==> flow/design.v <==
module debounce(btn,clk,btn_pulse);
    parameter times=5000;
    input btn,clk;
    output reg btn_pulse;
    reg [12:0] N;		     
    always@(posedge clk) begin
        if (btn_pulse) begin
            if (btn==0&&N>0) begin
                N<=N-1;
            end
            else if(btn==0&&N==0) begin
                N<=0;
                btn_pulse<=0;
            end
            else begin
                N<=5000;
            end
        end
        else begin
            if (btn&&N<times) begin
                N<=N+1;
            end
            else if(btn&&N==times) begin
                N<=N;
                btn_pulse<=1;
            end
            else begin
                N<=0;
            end
        end
    end
endmodule
module rand_gen (clk,sw7,out);
    input clk,sw7;
    output reg [6:0] out;
    reg [31:0] state;
    always @(posedge clk) begin
        if (!sw7) begin
            state <= 0;
        end
        else begin
            state <= state * 32'h343fd + 32'h269EC3;
        end
        out <= (state >> 16) & 16'h7fff;
    end
endmodule
module segment (seg_data,seg_led);
    input [3:0] seg_data;
    output [7:0] seg_led;
    reg [7:0] seg_led_r;
    always @(*) begin
        case (seg_data)
            4'd0: seg_led_r = 8'h3f;
            4'd1: seg_led_r = 8'h06;
            4'd2: seg_led_r = 8'h5b;
            4'd3: seg_led_r = 8'h4f;
            4'd4: seg_led_r = 8'h66;
            4'd5: seg_led_r = 8'h6d;
            4'd6: seg_led_r = 8'h7d;
            4'd7: seg_led_r = 8'h07;
            4'd8: seg_led_r = 8'h7f;
            4'd9: seg_led_r = 8'h6f;
            default: seg_led_r = 8'h00;
        endcase
    end
    assign seg_led = seg_led_r;
endmodule
module countdown(clk,countdown_times,leave_times,sw7,game_state,countdown_state);
    input clk,sw7;
    input [1:0] game_state;
    input [4:0] countdown_times;
    output reg [4:0] leave_times;
    output reg [1:0] countdown_state;
    reg [19:0] second;           
    always @(posedge clk) begin
        if (!sw7) begin
            leave_times<=0;
            countdown_state<=0;
            second<=0;
        end
        else begin
            if (game_state==1) begin
                if (countdown_state==0) begin
                    leave_times<=countdown_times;
                    countdown_state<=1;
                end
                else begin
                    if (second==999999) begin
                        if (leave_times>1) begin
                            leave_times<=leave_times-1;
                            second<=0;
                        end
                        else begin
                            countdown_state<=2;
                            leave_times<=0;
                            second<=0;
                        end
                    end
                    else begin
                        second<=second+1;
                    end
                end
            end
            else if (game_state==2) begin
                if(countdown_state==2) begin
                    leave_times<=countdown_times;
                    countdown_state<=3;
                end
                else begin
                    if (second==999999) begin
                        if (leave_times>1) begin
                            leave_times<=leave_times-1;
                            second<=0;
                        end
                        else begin
                            countdown_state<=0;
                            leave_times<=0;
                            second<=0;
                        end
                    end
                    else begin
                        second<=second+1;
                    end
                end
            end
            else begin
                leave_times<=0;
                countdown_state<=0;
                second<=0;
            end
        end
    end
endmodule
module disp(clk,sw7,game_state,leave_times,seg_cat,seg_led,user_defined_cdtime);
    input clk;
    input sw7;
    input [4:0] leave_times;
    input [1:0] game_state;
    input [4:0] user_defined_cdtime;
    output reg [7:0] seg_cat;
    output [7:0] seg_led;
    reg [3:0] num [0:1];     
    always @(posedge clk) begin
        if (!sw7) begin
            num[0]<=15;
            num[1]<=15;
            seg_cat<=8'b11111111;
        end
        else begin
            if(game_state==0) begin
                if (seg_cat==8'b11111111) begin
                    seg_cat<=8'b11111110;
                end
                else begin
                    if (user_defined_cdtime>=30) begin
                        num[1]<=3;
                        num[0]<=0;
                    end
                    else if (user_defined_cdtime>=20) begin
                        num[1]<=2;
                        num[0]<=user_defined_cdtime-20;
                    end
                    else if (user_defined_cdtime>=10) begin
                        num[1]<=1;
                        num[0]<=user_defined_cdtime-10;
                    end
                    else begin
                        num[1]<=0;
                        num[0]<=user_defined_cdtime;
                    end
                    if (seg_cat==8'b11111110) begin
                        seg_cat<=8'b11111101;
                    end
                    else if(seg_cat==8'b11111101) begin
                        seg_cat<=8'b11111110;
                    end
                    else begin
                        seg_cat<=8'b11111111;
                    end
                end
            end
            else if (game_state==1||game_state==2) begin
                if (seg_cat==8'b11111111) begin
                    seg_cat<=8'b11111110;
                end
                else begin
                    if (leave_times-1>=20) begin
                        num[1]<=2;
                        num[0]<=leave_times-21;
                    end
                    else if (leave_times-1>=10) begin
                        num[1]<=1;
                        num[0]<=leave_times-11;
                    end
                    else begin
                        num[1]<=0;
                        num[0]<=leave_times-1;
                    end
                    if (seg_cat==8'b11111110) begin
                        seg_cat<=8'b11111101;
                    end
                    else if(seg_cat==8'b11111101) begin
                        seg_cat<=8'b11111110;
                    end
                    else begin
                        seg_cat<=8'b11111111;
                    end
                end
            end
            else begin
                num[0]<=15;
                num[1]<=15;
                seg_cat<=8'b11111111;
            end
        end
    end
    segment segment1(
                .seg_data(num[seg_cat[0]]),
                .seg_led(seg_led)
            );
endmodule
module music(clk,sw7,buzzer,success,music_state,game_state,leave_times);
    input clk,sw7,success;
    input [4:0] leave_times;
    input [1:0] game_state;
    output reg buzzer;
    output reg [1:0] music_state;
    reg [10:0] per;
    reg [6:0] cnt0;
    reg [16:0] time_cnt;
    reg [11:0] one_cnt;
    reg di;
    localparam
        A2 = 110,
        A2_ = 117,
        B2 = 123,
        C3 = 131,
        C3_ = 139,
        D3 = 147,
        D3_ = 156,
        E3 = 165,
        F3 = 175,
        F3_ = 185,
        G3 = 196,
        G3_ = 208,
        A3 = 220,
        A3_ = 233,
        B3 = 247,
        C4 = 262,
        C4_ = 277,
        D4 = 294,
        D4_ = 311,
        E4 = 330,
        F4 = 349,
        F4_ = 370,
        G4 = 392,
        G4_ = 415,
        A4 = 440,
        A4_ = 466,
        B4 = 494,
        C5 = 522,
        C5_ = 554,
        D5 = 587,
        D5_ = 622,
        E5 = 659,
        F5 = 698,
        F5_ = 740,
        G5 = 784,
        G5_ = 831,
        A5 = 880,
        A5_ = 932,
        B5 = 988,
        C6 = 1047;
    always @(posedge clk) begin
        if (!sw7) begin
            per<=0;
            cnt0<=0;
            time_cnt<=0;
            one_cnt<=0;
            music_state<=0;
            buzzer<=0;
            di<=0;
        end
        else
        if (game_state==2) begin
            if (di==1) begin
                if (one_cnt<958) begin
                    one_cnt<=one_cnt+1;
                end
                else begin
                    one_cnt<=0;
                    buzzer<=!buzzer;
                end
                if (per<=1023) begin
                    if (cnt0<121) begin
                        cnt0<=cnt0+1;
                    end
                    else begin
                        cnt0<=0;
                        per<=per+1;
                    end
                end
                else begin
                    buzzer<=0;
                    one_cnt<=0;
                    per<=0;
                    cnt0<=0;
                    di<=0;
                end
            end
            else begin
                if (one_cnt<15+leave_times*43) begin
                    if(per<999) begin
                        per<=per+1;
                    end
                    else begin
                        per<=0;
                        one_cnt<=one_cnt+1;
                    end
                end
                else begin
                    one_cnt<=0;
                    per<=0;
                    di<=1;
                end
            end
        end
        else if (game_state==3) begin
            if (music_state==0) begin
                music_state<=1;
                one_cnt<=0;
                time_cnt<=0;
                buzzer<=0;
                per<=0;
                cnt0<=0;
            end
            else begin
                if (success==1) begin
                    case (cnt0)
                        0:
                            per=G3;
                        1:
                            per=G3;
                        2:
                            per=G3;
                        3:
                            per=C4;
                        4:
                            per=C4;
                        5:
                            per=E4;
                        6:
                            per=E4;
                        7:
                            per=E4;
                        8:
                            per=G4;
                        9:
                            per=G4;
                        10:
                            per=G4;
                        11:
                            per=C5;
                        12:
                            per=C5;
                        13:
                            per=E5;
                        14:
                            per=E5;
                        15:
                            per=E5;
                        16:
                            per=G5;
                        17:
                            per=G5;
                        18:
                            per=G5;
                        19:
                            per=G5;
                        20:
                            per=G5;
                        21:
                            per=G5;
                        22:
                            per=G5;
                        23:
                            per=G5;
                        24:
                            per=E5;
                        25:
                            per=E5;
                        26:
                            per=E5;
                        27:
                            per=E5;
                        28:
                            per=E5;
                        29:
                            per=E5;
                        30:
                            per=E5;
                        31:
                            per=E5;
                        32:
                            per=G3_;
                        33:
                            per=G3_;
                        34:
                            per=G3_;
                        35:
                            per=C4;
                        36:
                            per=C4;
                        37:
                            per=D4_;
                        38:
                            per=D4_;
                        39:
                            per=D4_;
                        40:
                            per=G4_;
                        41:
                            per=G4_;
                        42:
                            per=G4_;
                        43:
                            per=C5;
                        44:
                            per=C5;
                        45:
                            per=D5_;
                        46:
                            per=D5_;
                        47:
                            per=D5_;
                        48:
                            per=A5_;
                        49:
                            per=A5_;
                        50:
                            per=A5_;
                        51:
                            per=A5_;
                        52:
                            per=A5_;
                        53:
                            per=A5_;
                        54:
                            per=A5_;
                        55:
                            per=A5_;
                        56:
                            per=D5_;
                        57:
                            per=D5_;
                        58:
                            per=D5_;
                        59:
                            per=D5_;
                        60:
                            per=D5_;
                        61:
                            per=D5_;
                        62:
                            per=D5_;
                        63:
                            per=D5_;
                        64:
                            per=A3_;
                        65:
                            per=A3_;
                        66:
                            per=A3_;
                        67:
                            per=D4;
                        68:
                            per=D4;
                        69:
                            per=F4;
                        70:
                            per=F4;
                        71:
                            per=F4;
                        72:
                            per=A4_;
                        73:
                            per=A4_;
                        74:
                            per=A4_;
                        75:
                            per=D5;
                        76:
                            per=D5;
                        77:
                            per=F5;
                        78:
                            per=F5;
                        79:
                            per=F5;
                        80:
                            per=A5_;
                        81:
                            per=A5_;
                        82:
                            per=A5_;
                        83:
                            per=A5_;
                        84:
                            per=A5_;
                        85:
                            per=A5_;
                        86:
                            per=A5_;
                        87:
                            per=A5_;
                        88:
                            per=A5_;
                        89:
                            per=A5_;
                        90:
                            per=A5_;
                        91:
                            per=A5_;
                        92:
                            per=A5_;
                        93:
                            per=A5_;
                        94:
                            per=A5_;
                        95:
                            per=A5_;
                        96:
                            per=C6;
                        97:
                            per=C6;
                        98:
                            per=C6;
                        99:
                            per=C6;
                        100:
                            per=C6;
                        101:
                            per=C6;
                        102:
                            per=C6;
                        103:
                            per=C6;
                        104:
                            per=C6;
                        105:
                            per=C6;
                        106:
                            per=C6;
                        107:
                            per=C6;
                        108:
                            per=C6;
                        109:
                            per=C6;
                        110:
                            per=C6;
                        111:
                            per=C6;
                        default: begin
                            music_state<=2;
                        end
                    endcase
                end
                else begin
                    case (cnt0)
                        0:
                            per=C5;
                        1:
                            per=C5;
                        2:
                            per=C5;
                        3:
                            per=C5;
                        4:
                            per=C5;
                        5:
                            per=G4;
                        6:
                            per=G4;
                        7:
                            per=G4;
                        8:
                            per=G4;
                        9:
                            per=G4;
                        10:
                            per=E4;
                        11:
                            per=E4;
                        12:
                            per=E4;
                        13:
                            per=E4;
                        14:
                            per=A4;
                        15:
                            per=A4;
                        16:
                            per=B4;
                        17:
                            per=B4;
                        18:
                            per=A4;
                        19:
                            per=A4;
                        20:
                            per=G4_;
                        21:
                            per=G4_;
                        22:
                            per=A4_;
                        23:
                            per=A4_;
                        24:
                            per=G4_;
                        25:
                            per=G4_;
                        26:
                            per=E4;
                        27:
                            per=E4;
                        28:
                            per=D4;
                        29:
                            per=D4;
                        30:
                            per=E4;
                        31:
                            per=E4;
                        32:
                            per=E4;
                        33:
                            per=E4;
                        34:
                            per=E4;
                        35:
                            per=E4;
                        36:
                            per=E4;
                        37:
                            per=E4;
                        default: begin
                            music_state<=2;
                        end
                    endcase
                end
                if (time_cnt<=120000-success*60000-1) begin
                    time_cnt<=time_cnt+1;
                    if(one_cnt*per<=500000) begin
                        one_cnt<=one_cnt+1;
                    end
                    else begin
                        one_cnt<=0;
                        buzzer<=!buzzer;
                    end
                end
                else begin
                    buzzer<=0;
                    time_cnt<=0;
                    cnt0<=cnt0+1;
                    one_cnt<=0;
                end
            end
        end
        else begin
            music_state<=0;
            buzzer<=0;
            per<=0;
            cnt0<=0;
            time_cnt<=0;
            one_cnt<=0;
        end
    end
endmodule
module cartoon (sw7,game_state,clk,green,red,row,leave_times,success);
    input [1:0] game_state;
    input success;
    input clk,sw7;
    input [4:0] leave_times;
    output [7:0] green,red;
    output reg [7:0] row;
    reg [7:0] red_cartoon [7:0];     
    reg [7:0] green_cartoon [7:0];   
    wire [7:0] scan [7:0];           
    reg [2:0] cnt;                   
    reg [20:0] times;                
    assign scan[0]=8'b11111110;
    assign scan[1]=8'b11111101;
    assign scan[2]=8'b11111011;
    assign scan[3]=8'b11110111;
    assign scan[4]=8'b11101111;
    assign scan[5]=8'b11011111;
    assign scan[6]=8'b10111111;
    assign scan[7]=8'b01111111;
    always @(posedge clk) begin
        if (!sw7) begin
            cnt<=0;
            row<=scan[0];
        end
        else begin
            cnt<=cnt+3'd1;
            row<=scan[cnt+3'd1];
        end
    end
    always @(posedge clk) begin
        if (!sw7) begin
            times<=0;
            red_cartoon[0]<=8'b00000000;
            red_cartoon[1]<=8'b00000000;
            red_cartoon[2]<=8'b00000000;
            red_cartoon[3]<=8'b00000000;
            red_cartoon[4]<=8'b00000000;
            red_cartoon[5]<=8'b00000000;
            red_cartoon[6]<=8'b00000000;
            red_cartoon[7]<=8'b00000000;
            green_cartoon[0]<=8'b00000000;
            green_cartoon[1]<=8'b00000000;
            green_cartoon[2]<=8'b00000000;
            green_cartoon[3]<=8'b00000000;
            green_cartoon[4]<=8'b00000000;
            green_cartoon[5]<=8'b00000000;
            green_cartoon[6]<=8'b00000000;
            green_cartoon[7]<=8'b00000000;
        end
        else begin 
            if (game_state==0) begin
                red_cartoon[0]<=8'b00011000;
                red_cartoon[1]<=8'b00011000;
                red_cartoon[2]<=8'b00011000;
                red_cartoon[3]<=8'b00011000;
                red_cartoon[4]<=8'b00011000;
                red_cartoon[5]<=8'b00100100;
                red_cartoon[6]<=8'b00100100;
                red_cartoon[7]<=8'b00011000;
                green_cartoon[0]<=8'b00011000;
                green_cartoon[1]<=8'b00011000;
                green_cartoon[2]<=8'b00011000;
                green_cartoon[3]<=8'b00011000;
                green_cartoon[4]<=8'b00000000;
                green_cartoon[5]<=8'b00000000;
                green_cartoon[6]<=8'b00000000;
                green_cartoon[7]<=8'b00000000;
            end
            else if (game_state==1) begin
                red_cartoon[0]<=8'b00011000;
                red_cartoon[1]<=8'b00011000;
                red_cartoon[2]<=8'b00011000;
                red_cartoon[3]<=8'b00011000;
                red_cartoon[4]<=8'b00011000;
                red_cartoon[5]<=8'b00100100;
                red_cartoon[6]<=8'b00100100;
                red_cartoon[7]<=8'b00011000;
                green_cartoon[0]<=8'b00011000;
                green_cartoon[1]<=8'b00011000;
                green_cartoon[2]<=8'b00011000;
                green_cartoon[3]<=8'b00011000;
                green_cartoon[4]<=8'b00000000;
                green_cartoon[5]<=8'b00000000;
                green_cartoon[6]<=8'b00000000;
                green_cartoon[7]<=8'b00000000;
            end
            else if (game_state==2) begin
                if (leave_times-1>=15) begin
                    red_cartoon[0]<=8'b00011000;
                    red_cartoon[1]<=8'b00011000;
                    red_cartoon[2]<=8'b00011000;
                    red_cartoon[3]<=8'b00011000;
                    red_cartoon[4]<=8'b00011000;
                    red_cartoon[5]<=8'b00100100;
                    red_cartoon[6]<=8'b00100100;
                    red_cartoon[7]<=8'b00011000;
                    green_cartoon[0]<=8'b00011000;
                    green_cartoon[1]<=8'b00011000;
                    green_cartoon[2]<=8'b00011000;
                    green_cartoon[3]<=8'b00011000;
                    green_cartoon[4]<=8'b00000000;
                    green_cartoon[5]<=8'b00000000;
                    green_cartoon[6]<=8'b00000000;
                    green_cartoon[7]<=8'b00000000;
                end
                else if (leave_times-1>=10) begin
                    red_cartoon[0]<=8'b00000000;
                    green_cartoon[0]<=8'b00000000;
                end
                else if(leave_times-1>=5) begin
                    red_cartoon[1]<=8'b00000000;
                    green_cartoon[1]<=8'b00000000;
                end
                else if (leave_times-1>0) begin
                    red_cartoon[2]<=8'b00000000;
                    green_cartoon[2]<=8'b00000000;
                end
                else begin
                    red_cartoon[3]<=8'b00000000;
                    green_cartoon[3]<=8'b00000000;
                end
                times<=0;
            end
            else if(game_state==3) begin
                green_cartoon[0]<=8'b00000000;
                green_cartoon[1]<=8'b00000000;
                green_cartoon[2]<=8'b00000000;
                green_cartoon[3]<=8'b00000000;
                green_cartoon[4]<=8'b00000000;
                green_cartoon[5]<=8'b00000000;
                green_cartoon[6]<=8'b00000000;
                green_cartoon[7]<=8'b00000000;
                if (success==1) begin
                    times<=times+1;
                    if (times<=100000) begin
                        red_cartoon[0]<=8'b00000000;
                        red_cartoon[1]<=8'b01100110;
                        red_cartoon[2]<=8'b00000000;
                        red_cartoon[3]<=8'b00000000;
                        red_cartoon[4]<=8'b00000000;
                        red_cartoon[5]<=8'b00000000;
                        red_cartoon[6]<=8'b00000000;
                        red_cartoon[7]<=8'b00000000;
                    end
                    else if(times<=200000) begin
                        red_cartoon[2]<=8'b11111111;
                    end
                    else if(times<=300000) begin
                        red_cartoon[3]<=8'b11111111;
                    end
                    else if(times<=400000) begin
                        red_cartoon[1]<=8'b00000000;
                        red_cartoon[4]<=8'b11111111;
                    end
                    else if (times<=500000) begin
                        red_cartoon[2]<=8'b00000000;
                        red_cartoon[5]<=8'b01111110;
                    end
                    else if(times<=600000) begin
                        red_cartoon[3]<=8'b00000000;
                        red_cartoon[6]<=8'b00111100;
                    end
                    else if(times<=700000) begin
                        red_cartoon[4]<=8'b00000000;
                        red_cartoon[7]<=8'b00011000;
                    end
                    else if (times<=800000) begin
                        red_cartoon[5]<=8'b00000000;
                    end
                    else if(times<=900000) begin
                        red_cartoon[6]<=8'b00000000;
                    end
                    else if(times<=1000000) begin
                        red_cartoon[7]<=8'b00000000;
                    end
                    else if(times<=1250000) begin
                        red_cartoon[0]<=8'b00000000;
                        red_cartoon[1]<=8'b01100110;
                        red_cartoon[2]<=8'b11111111;
                        red_cartoon[3]<=8'b11111111;
                        red_cartoon[4]<=8'b11111111;
                        red_cartoon[5]<=8'b01111110;
                        red_cartoon[6]<=8'b00111100;
                        red_cartoon[7]<=8'b00011000;
                    end
                    else if(times<=1500000) begin
                        red_cartoon[0]<=8'b00000000;
                        red_cartoon[1]<=8'b00000000;
                        red_cartoon[2]<=8'b00000000;
                        red_cartoon[3]<=8'b00000000;
                        red_cartoon[4]<=8'b00000000;
                        red_cartoon[5]<=8'b00000000;
                        red_cartoon[6]<=8'b00000000;
                        red_cartoon[7]<=8'b00000000;
                    end
                    else if(times<=1750000) begin
                        red_cartoon[0]<=8'b00000000;
                        red_cartoon[1]<=8'b01100110;
                        red_cartoon[2]<=8'b11111111;
                        red_cartoon[3]<=8'b11111111;
                        red_cartoon[4]<=8'b11111111;
                        red_cartoon[5]<=8'b01111110;
                        red_cartoon[6]<=8'b00111100;
                        red_cartoon[7]<=8'b00011000;
                    end
                    else if(times<=2000000) begin
                        red_cartoon[0]<=8'b00000000;
                        red_cartoon[1]<=8'b00000000;
                        red_cartoon[2]<=8'b00000000;
                        red_cartoon[3]<=8'b00000000;
                        red_cartoon[4]<=8'b00000000;
                        red_cartoon[5]<=8'b00000000;
                        red_cartoon[6]<=8'b00000000;
                        red_cartoon[7]<=8'b00000000;
                    end
                    else begin
                        times<=0;
                    end
                end
                else begin
                    if (times<=500000) begin
                        times<=times+1;
                        red_cartoon[0]<=8'b00000000;
                        red_cartoon[1]<=8'b01000000;
                        red_cartoon[2]<=8'b11110111;
                        red_cartoon[3]<=8'b01010101;
                        red_cartoon[4]<=8'b01010101;
                        red_cartoon[5]<=8'b01010101;
                        red_cartoon[6]<=8'b01010111;
                        red_cartoon[7]<=8'b00000000;
                    end
                    else if(times<=1000000) begin
                        times<=times+1;
                        red_cartoon[0]<=8'b00000000;
                        red_cartoon[1]<=8'b11000100;
                        red_cartoon[2]<=8'b00000100;
                        red_cartoon[3]<=8'b11011111;
                        red_cartoon[4]<=8'b00010101;
                        red_cartoon[5]<=8'b00011111;
                        red_cartoon[6]<=8'b01010101;
                        red_cartoon[7]<=8'b10011111;
                    end
                    else begin
                        times<=0;
                    end
                end
            end
        end
    end
    assign red=red_cartoon[cnt];
    assign green=green_cartoon[cnt];
endmodule
module boom_pro(sw7,start,clk,led,seg,sw_input,row,seg_cat,btn6,buzzer,green,red);
    input sw7,start,clk,btn6;        
    input [6:0] sw_input;            
    output buzzer;                   
    output [7:0] row,red,green;      
    output [7:0] seg_cat;            
    output [7:0] seg;                
    output reg [6:0] led;            
    reg [1:0] ps_input_times;        
    reg success;                     
    reg [6:0] password;              
    reg [1:0] game_state;            
    reg [4:0] countdown_times;       
    reg [4:0] user_defined_cdtime;   
    reg btn6_before;                 
    wire [4:0] leave_times;          
    wire [1:0] music_state;          
    wire [1:0] countdown_state;      
    wire [6:0] changing_pw;          
    wire btn6_pulse;                 
    wire start_pulse;                
    always @(posedge clk) begin
        if (!sw7) begin
            btn6_before<=0;
            user_defined_cdtime<=0;
            ps_input_times<=0;
            led<=0;
            success<=0;
            game_state<=0;
            password<=0;
            countdown_times<=0;
            user_defined_cdtime<=0;
        end
        else begin
            if (game_state==0) begin
                if (start_pulse) begin
                    success<=0;
                    btn6_before<=0;
                    game_state<=1;
                    countdown_times<=5;
                    password<=changing_pw;
                end
                if (sw_input[6]==1) begin
                    if (sw_input[4:0]>30) begin
                        user_defined_cdtime<=30;
                    end
                    else begin
                        user_defined_cdtime<=sw_input[4:0];
                    end
                end
                else begin
                    user_defined_cdtime<=20;
                end
            end
            else if (game_state==1) begin
                led<=password;
                if (countdown_state==2&&leave_times==0) begin
                    countdown_times<=user_defined_cdtime;
                    game_state<=2;
                    led<=0;
                end
            end
            else if (game_state==2) begin
                led<=sw_input;
                if (ps_input_times<2) begin
                    if (btn6_pulse==1&&btn6_before==0) begin
                        if (sw_input==password) begin
                            game_state<=3;
                            success<=1;
                            led<=0;
                        end
                        else begin
                            ps_input_times<=ps_input_times+1;
                        end
                    end
                    if (countdown_state==0&&leave_times==0) begin
                        game_state<=3;
                        success<=0;
                        led<=0;
                    end
                end
                else begin
                    game_state<=3;
                    success<=0;
                    led<=0;
                end
                btn6_before<=btn6_pulse;
            end
            else if (game_state==3) begin
                if (music_state==2) begin
                    game_state<=0;
                    success<=0;
                    password<=0;
                    countdown_times<=0;
                    ps_input_times<=0;
                end
            end
        end
    end
    debounce debounce1(
                 .btn(start),
                 .clk(clk),
                 .btn_pulse(start_pulse));
    debounce debounce2(
                 .btn(btn6),
                 .clk(clk),
                 .btn_pulse(btn6_pulse));
    rand_gen rand1(
             .clk(clk),
             .sw7(sw7),
             .out(changing_pw));
    disp disp1(
             .clk(clk),
             .sw7(sw7),
             .leave_times(leave_times),
             .user_defined_cdtime(user_defined_cdtime),
             .game_state (game_state),
             .seg_cat(seg_cat),
             .seg_led(seg));
    countdown countdown1(
                  .clk(clk),
                  .sw7(sw7),
                  .game_state(game_state),
                  .countdown_times(countdown_times),
                  .leave_times(leave_times),
                  .countdown_state(countdown_state));
    music music1(
              .clk(clk),
              .sw7(sw7),
              .success(success),
              .game_state(game_state),
              .leave_times(leave_times),
              .buzzer(buzzer),
              .music_state(music_state));
    cartoon cartoon1(
                .game_state(game_state),
                .success(success),
                .clk(clk),
                .sw7(sw7),
                .leave_times(leave_times),
                .green(green),
                .red(red),
                .row(row)
            );
endmodule
; Tool chain data of boom_pro
; Module boom_pro before and after one edit of its RTL, step after step.
; "before" refers to lines of the RTL above, "after" to lines of the edited file.
; "delta" is "after" less "before", of the values as shown; "rel_change_pct" is that difference over "before", in percent.
; Library cell names are shortened.
; A cell with n/a has no value.
[setup]
top = boom_pro
clock_port = clk
lib = sky130hd
pvt_corner = tt_025C_1v80

; The edit
; The edit as a unified diff against the file above.
; A script made this edit. It changes what the design does and was not meant as an optimisation.
; begin of diff
@@ -931,5 +931,5 @@
     assign green=green_cartoon[cnt];
 endmodule
-module boom_pro(sw7,start,clk,led,seg,sw_input,row,seg_cat,btn6,buzzer,green,red);
+module boom_pro(sw7,start,clk,led,seg_out,sw_input,row,seg_cat,btn6,buzzer,green,red);
     input sw7,start,clk,btn6;        
     input [6:0] sw_input;            
@@ -937,6 +937,10 @@
     output [7:0] row,red,green;      
     output [7:0] seg_cat;            
-    output [7:0] seg;                
+    output [7:0] seg_out;                
     output reg [6:0] led;            
+    wire [7:0] seg;
+    reg [7:0] seg_q;
+    always @(posedge clk) seg_q <= seg;
+    assign seg_out = seg_q;
     reg [1:0] ps_input_times;        
     reg success;                     
; end of diff

; Elaborated design
; Counts by Yosys on the flattened word-level netlist (proc, flatten, opt, wreduce). Print and check cells are left out. Cells with the same type and inputs are merged into one.
; Memory sizes are those after Yosys's memory passes, which may raise the word count (mostly to a power of two), join words into wider ones and drop unused or constant bits.
[classes]
columns = element, before, after, delta, rel_change_pct
row1 = add_sub_neg, 21, 21, 0, 0.00
row2 = mul, 4, 4, 0, 0.00
row3 = div, 0, 0, 0, n/a
row4 = compare, 36, 36, 0, 0.00
row5 = equal, 261, 261, 0, 0.00
row6 = shifts, 0, 0, 0, n/a
row7 = n_mux, 364, 364, 0, 0.00
row8 = bitwise, 8, 8, 0, 0.00
row9 = reduce_and_logical, 108, 108, 0, 0.00
; Operator kinds equal on both sides are left out: 127.
[word_totals]
columns = element, before, after, delta, rel_change_pct
row1 = register_bits, 327, 335, 8, 2.45
row2 = latch_bits, 0, 0, 0, n/a
row3 = ram_bits, 0, 0, 0, n/a
row4 = rom_bits, 112, 112, 0, 0.00
row5 = clocked_rd_ports_x_width, 0, 7, 7, n/a
row6 = memories, 1, 1, 0, 0.00
row7 = input_bits, 11, 11, 0, 0.00
row8 = output_inout_bits, 48, 48, 0, 0.00
[memory_table]
columns = element, before, after
row1 = mem_shapes, 16x7 r1 w0, 16x7 r1 w0

; Logic depth
; Yosys ltp: most cells in a row. Word level: on the elaborated netlist, between registers, memories and ports. Mapped: between sequential cells and ports; inverters and the memories' decode and read muxes count.
[logic_depth]
columns = element, before, after, delta, rel_change_pct
row1 = ltp_word, 20, 20, 0, 0.00
row2 = ABC_AREA, 0, 0, n/a, n/a
row3 = mapped_depth, 35, 32, -3, -8.57

; Synthesis result
; Source: synth_stat.txt of the flow (Yosys; design flattened, memories mapped). It holds for the ABC_AREA given above (unset counts as 0); a run with the other value may have another netlist.
[synth_totals]
columns = element, before, after, delta, rel_change_pct
row1 = cell_count, 3026, 3058, 32, 1.06
row2 = mapped_area_um2, 25285.5, 25512.0, 226.5, 0.90
row3 = ffs, 250, 257, 7, 2.80
row4 = buf_cells, 179, 171, -8, -4.47
[by_type]
columns = cell, before, after, delta, rel_change_pct
row1 = o21ai_0, 132, 165, 33, 25.00
row2 = nor2_1, 228, 253, 25, 10.96
row3 = and2_1, 86, 62, -24, -27.91
row4 = and3_1, 42, 64, 22, 52.38
row5 = nor3_1, 82, 64, -18, -21.95
row6 = xor2_1, 61, 45, -16, -26.23
row7 = nand2_1, 285, 270, -15, -5.26
row8 = a21o_1, 31, 20, -11, -35.48
row9 = buf_2, 19, 8, -11, -57.89
row10 = o211a_1, 14, 3, -11, -78.57
row11 = a21oi_1, 183, 173, -10, -5.46
row12 = o31ai_1, 18, 28, 10, 55.56
row13 = a31o_2, 2, 12, 10, 500.00
row14 = o21a_1, 14, 23, 9, 64.29
row15 = a32oi_1, 5, 14, 9, 180.00
row16 = nand2b_1, 30, 22, -8, -26.67
row17 = a31oi_1, 29, 37, 8, 27.59
row18 = inv_1, 268, 275, 7, 2.61
; Cell types equal on both sides are left out: 17.
; The list need not be complete.
; By module: a second synthesis without flattening, with its own total; a netlist apart from the flattened one above.
[unflattened]
columns = element, before, after, delta, rel_change_pct
row1 = hier_cells, 3332, 3342, 10, 0.30
row2 = area_unflattened_um2, 27747.9, 27933.0, 185.1, 0.67
; Each row is one instance without its submodules.
[by_module_before]
columns = mod, n_inst, cells, mod_area_um2
row1 = music, 1, 1197, 9547.9
row2 = rand_gen, 1, 600, 5801.8
row3 = cartoon, 1, 729, 5507.8
row4 = debounce, 2, 126, 1214.9
row5 = boom_pro, 1, 178, 1507.7
row6 = countdown, 1, 169, 1495.2
row7 = disp, 1, 177, 1227.4
row8 = segment, 1, 30, 230.2
[by_module_after]
columns = mod, n_inst, cells, mod_area_um2
row1 = music, 1, 1197, 9547.9
row2 = rand_gen, 1, 593, 5799.3
row3 = cartoon, 1, 729, 5507.8
row4 = debounce, 2, 126, 1214.9
row5 = boom_pro, 1, 195, 1695.4
row6 = countdown, 1, 169, 1495.2
row7 = disp, 1, 177, 1227.4
row8 = segment, 1, 30, 230.2

; Timing after synthesis
; OpenSTA on the mapped netlist: ideal clock, no wires. The path of least setup slack (recovery checks aside). Input and output delay are each 20% of the period. Register names are those of the netlist, which keeps one name where synthesis merged equal registers.
[synth_path]
columns = element, before, after, delta, rel_change_pct
row1 = kind, register -> register, register -> register, n/a, n/a
row2 = startpoint, register music1.cnt0[0], register music1.cnt0[0], n/a, n/a
row3 = endpoint, register music1.one_cnt[10], register music1.buzzer, n/a, n/a
row4 = tclk_ns, 20.0, 20.0, 0.0, 0.00
row5 = setup_ns, 0.132, 0.136, 0.004, n/a
row6 = arrival_ns, 7.941, 8.053, 0.112, 1.41
row7 = slack_ns, 11.927, 11.811, -0.116, n/a
row8 = delay_ns, 8.073, 8.189, 0.116, 1.44
row9 = path_stages, 32, 30, -2, -6.25
row10 = period_less_setup_slack_ns, 8.073, 8.189, 0.116, 1.44
; "delay_ns" = arrival - input delay + setup time.
; "path_stages": output pins that drive a net of the path, with the launching flip-flop's if there is one; two outputs of one cell count as two.
; "period_less_setup_slack_ns" is the clock period less the worst setup slack; recovery checks do not enter. This is arithmetic on one report: input and output delays are still those of the set period (20% each).
; The rows between start and end are the longest chain of elaborated cells between them; the timing report does not say that the signal goes this way. Where chains are equally long, one stands for them.
; Each line given opens the expression or statement behind the cell; cells for indexed reads and writes are added by Yosys, which also makes memories of some case tables.
; At most two assigning lines are given for a register; there are more.
[synth_between_before]
cell_sequence = dfxtp_1 -> inv_1 -> ha_1 -> or4_1 -> o211a_1 -> or4_4 -> and4b_1 -> and2_1 -> buf_4 -> mux2i_1 -> a21oi_1 -> buf_2 -> and2_1 -> fa_1 -> fa_1 -> fa_1 -> fa_1 -> inv_1 -> fa_1 -> inv_1 -> ha_1 -> clkbuf_1 -> o21ai_0 -> o21ai_0 -> nor4b_1 -> o211ai_1 -> a2111oi_0 -> and3_1 -> o2111ai_2 -> a31oi_4 -> buf_6 -> nor3_1
elab_chain_cells = 15
[synth_lines_before]
columns = element, line_no
row1 = from (decl), 229  ; reg [6:0] cnt0;
row2 = from (assign), 296  ; cnt0<=cnt0+1;
row3 = from (assign), 665  ; cnt0<=cnt0+1;
row4 = 7-bit by 4-bit == test with 1-bit output, 570  ; case (cnt0)
row5 = 14-bit OR reduction, n/a
row6 = 11-bit case mux with 8-bit select, 570
row7 = 11-bit 2-to-1 mux, 338  ; if (success==1) begin
row8 = 11-bit 2-to-1 mux, 329  ; if (music_state==0) begin
row9 = 11-bit 2-to-1 mux, 328  ; else if (game_state==3) begin
row10 = 11-bit 2-to-1 mux, 285  ; if (game_state==2) begin
row11 = 11-bit 2-to-1 mux, 275  ; if (!sw7) begin
row12 = 12-bit by 11-bit multiplier with 23-bit output, 654  ; if(one_cnt*per<=500000) begin
row13 = 32-bit by 19-bit <= comparator with 1-bit output, 654
row14 = 12-bit 2-to-1 mux, 654
row15 = 12-bit 2-to-1 mux, 652  ; if (time_cnt<=120000-success*60000-1) begin
row16 = 12-bit 2-to-1 mux, 329
row17 = 12-bit 2-to-1 mux, 328
row18 = 12-bit 2-to-1 mux, 285
row19 = to (assign), 288  ; one_cnt<=one_cnt+1;
row20 = to (assign), 318  ; one_cnt<=one_cnt+1;
row21 = to (decl), 231  ; reg [11:0] one_cnt;
[synth_between_after]
cell_sequence = dfxtp_1 -> inv_1 -> ha_1 -> buf_4 -> or4_1 -> o311a_1 -> a211oi_1 -> nand4_1 -> nor2_4 -> mux2_2 -> a21o_1 -> and2_1 -> fa_1 -> fa_1 -> fa_1 -> fa_1 -> inv_1 -> fa_1 -> inv_1 -> ha_1 -> clkbuf_1 -> a21oi_1 -> nand2_1 -> o41a_1 -> xnor2_1 -> nor4b_1 -> o2111ai_1 -> nand3_2 -> buf_6 -> o221ai_1
elab_chain_cells = 15
[synth_lines_after]
columns = element, line_no
row1 = from (decl), 229  ; reg [6:0] cnt0;
row2 = from (assign), 296  ; cnt0<=cnt0+1;
row3 = from (assign), 665  ; cnt0<=cnt0+1;
row4 = 7-bit by 4-bit == test with 1-bit output, 570  ; case (cnt0)
row5 = 14-bit OR reduction, n/a
row6 = 11-bit case mux with 8-bit select, 570
row7 = 11-bit 2-to-1 mux, 338  ; if (success==1) begin
row8 = 11-bit 2-to-1 mux, 329  ; if (music_state==0) begin
row9 = 11-bit 2-to-1 mux, 328  ; else if (game_state==3) begin
row10 = 11-bit 2-to-1 mux, 285  ; if (game_state==2) begin
row11 = 11-bit 2-to-1 mux, 275  ; if (!sw7) begin
row12 = 12-bit by 11-bit multiplier with 23-bit output, 654  ; if(one_cnt*per<=500000) begin
row13 = 32-bit by 19-bit <= comparator with 1-bit output, 654
row14 = 1-bit 2-to-1 mux, 654
row15 = 1-bit 2-to-1 mux, 652  ; if (time_cnt<=120000-success*60000-1) begin
row16 = 1-bit 2-to-1 mux, 329
row17 = 1-bit 2-to-1 mux, 328
row18 = 1-bit 2-to-1 mux, 285
row19 = to (assign), 292  ; buzzer<=!buzzer;
row20 = to (assign), 659  ; buzzer<=!buzzer;
row21 = to (decl), 226  ; output reg buzzer;

; Timing after layout
; Path of least setup slack in the final report of the runs of pair 1 (OpenROAD, finished layout, wires in). Where an end is a register, its clock arrival counts in the times.
[layout_path]
columns = element, before, after, delta, rel_change_pct
row1 = kind, register -> register, register -> register, n/a, n/a
row2 = startpoint, register music1.cnt0[0], register music1.cnt0[0], n/a, n/a
row3 = endpoint, register music1.one_cnt[4], register music1.one_cnt[11], n/a, n/a
row4 = tclk_ns, 9.91, 9.91, 0.00, 0.00
row5 = setup_ns, 0.13, 0.11, -0.02, n/a
row6 = arrival_ns, 9.68, 9.83, 0.15, 1.55
row7 = slack_ns, 0.64, 0.51, -0.13, n/a
row8 = path_stages, 26, 27, 1, 3.85
; The rows between start and end are the longest chain of elaborated cells between them; the timing report does not say that the signal goes this way. Where chains are equally long, one stands for them.
; At most two assigning lines are given for a register; there are more.
[layout_between_before]
cell_sequence = dfxtp_1 -> inv_1 -> ha_1 -> or4_1 -> o211a_1 -> or4_4 -> and4b_1 -> and2_1 -> a221oi_1 -> mux2i_2 -> buf_4 -> and2_1 -> fa_1 -> fa_1 -> fa_1 -> fa_1 -> fa_1 -> ha_1 -> and3_1 -> a221o_1 -> a21oi_1 -> xor2_1 -> a2111oi_0 -> o2111ai_2 -> a31oi_4 -> nor3_1
elab_chain_cells = 15
[layout_lines_before]
columns = element, line_no
row1 = from (decl), 229  ; reg [6:0] cnt0;
row2 = from (assign), 296  ; cnt0<=cnt0+1;
row3 = from (assign), 665  ; cnt0<=cnt0+1;
row4 = 7-bit by 4-bit == test with 1-bit output, 570  ; case (cnt0)
row5 = 14-bit OR reduction, n/a
row6 = 11-bit case mux with 8-bit select, 570
row7 = 11-bit 2-to-1 mux, 338  ; if (success==1) begin
row8 = 11-bit 2-to-1 mux, 329  ; if (music_state==0) begin
row9 = 11-bit 2-to-1 mux, 328  ; else if (game_state==3) begin
row10 = 11-bit 2-to-1 mux, 285  ; if (game_state==2) begin
row11 = 11-bit 2-to-1 mux, 275  ; if (!sw7) begin
row12 = 12-bit by 11-bit multiplier with 23-bit output, 654  ; if(one_cnt*per<=500000) begin
row13 = 32-bit by 19-bit <= comparator with 1-bit output, 654
row14 = 12-bit 2-to-1 mux, 654
row15 = 12-bit 2-to-1 mux, 652  ; if (time_cnt<=120000-success*60000-1) begin
row16 = 12-bit 2-to-1 mux, 329
row17 = 12-bit 2-to-1 mux, 328
row18 = 12-bit 2-to-1 mux, 285
row19 = to (assign), 288  ; one_cnt<=one_cnt+1;
row20 = to (assign), 318  ; one_cnt<=one_cnt+1;
row21 = to (decl), 231  ; reg [11:0] one_cnt;
[layout_between_after]
cell_sequence = dfxtp_1 -> inv_1 -> ha_1 -> nor2_1 -> o21ai_1 -> a211oi_1 -> and2_1 -> nand2_1 -> a2111oi_1 -> nor2_1 -> nand2_1 -> fa_1 -> fa_1 -> inv_1 -> fa_1 -> fa_1 -> fa_1 -> ha_1 -> a21oi_1 -> nand2_1 -> a41oi_1 -> a31oi_1 -> a31oi_1 -> mux2i_1 -> nor4_2 -> nand3_2 -> a221oi_1
elab_chain_cells = 15
[layout_lines_after]
columns = element, line_no
row1 = from (decl), 229  ; reg [6:0] cnt0;
row2 = from (assign), 296  ; cnt0<=cnt0+1;
row3 = from (assign), 665  ; cnt0<=cnt0+1;
row4 = 7-bit by 4-bit == test with 1-bit output, 570  ; case (cnt0)
row5 = 14-bit OR reduction, n/a
row6 = 11-bit case mux with 8-bit select, 570
row7 = 11-bit 2-to-1 mux, 338  ; if (success==1) begin
row8 = 11-bit 2-to-1 mux, 329  ; if (music_state==0) begin
row9 = 11-bit 2-to-1 mux, 328  ; else if (game_state==3) begin
row10 = 11-bit 2-to-1 mux, 285  ; if (game_state==2) begin
row11 = 11-bit 2-to-1 mux, 275  ; if (!sw7) begin
row12 = 12-bit by 11-bit multiplier with 23-bit output, 654  ; if(one_cnt*per<=500000) begin
row13 = 32-bit by 19-bit <= comparator with 1-bit output, 654
row14 = 12-bit 2-to-1 mux, 654
row15 = 12-bit 2-to-1 mux, 652  ; if (time_cnt<=120000-success*60000-1) begin
row16 = 12-bit 2-to-1 mux, 329
row17 = 12-bit 2-to-1 mux, 328
row18 = 12-bit 2-to-1 mux, 285
row19 = to (assign), 288  ; one_cnt<=one_cnt+1;
row20 = to (assign), 318  ; one_cnt<=one_cnt+1;
row21 = to (decl), 231  ; reg [11:0] one_cnt;

; Flow runs
; Runs of the flow (Yosys, OpenROAD) on both versions; the two runs of a pair have the same settings. The constraints put input and output delay at 20% of the set period each and load the outputs with 0.01 pF.
[flow_settings_pair_1]
CORE_UTILIZATION = 40
period_ns = 9.91
CAP_MARGIN = 20
CORE_MARGIN = 2
SLEW_MARGIN = 20
[measured_pair_1]
columns = element, before, after, delta, rel_change_pct
row1 = synthesis_area_um2, 25285.5, 25512.0, 226.5, 0.90
row2 = dieArea_um2, 65241.9, 65815.3, 573.4, 0.88
row3 = util_pct, 43.8, 43.7, -0.1, n/a
row4 = timing.setup.ws_ns, 0.642, 0.505, -0.137, n/a
row5 = setupTns_ns, 0.000, 0.000, 0.000, n/a
row6 = worst_hold_slack_ns, 0.369, 0.366, -0.003, n/a
row7 = achieved_period_ns, 9.268, 9.405, 0.137, 1.48
[flow_settings_pair_2]
ABC_AREA = 1
CAP_MARGIN = 20
CELL_PAD_IN_SITES_DETAIL_PLACEMENT = 0
CORE_UTILIZATION = 40
CTS_CLUSTER_SIZE = 54
GPL_ROUTABILITY_DRIVEN = 1
TNS_END_PERCENT = 90
period_ns = 14.6
CORE_MARGIN = 2
SLEW_MARGIN = 20
[measured_pair_2]
columns = element, before, after, delta, rel_change_pct
row1 = synthesis_area_um2, 26211.4, 26132.6, -78.8, -0.30
row2 = dieArea_um2, 67592.2, 67392.2, -200.0, -0.30
row3 = util_pct, 44.0, 43.9, -0.1, n/a
row4 = timing.setup.ws_ns, 6.618, 6.502, -0.116, n/a
row5 = setupTns_ns, 0.000, 0.000, 0.000, n/a
row6 = worst_hold_slack_ns, 0.372, 0.370, -0.002, n/a
row7 = achieved_period_ns, 7.982, 8.098, 0.116, 1.45
; "achieved_period_ns" = clock period - worst setup slack. The figure is calculated, with input and output delays left at 20% of the set period.
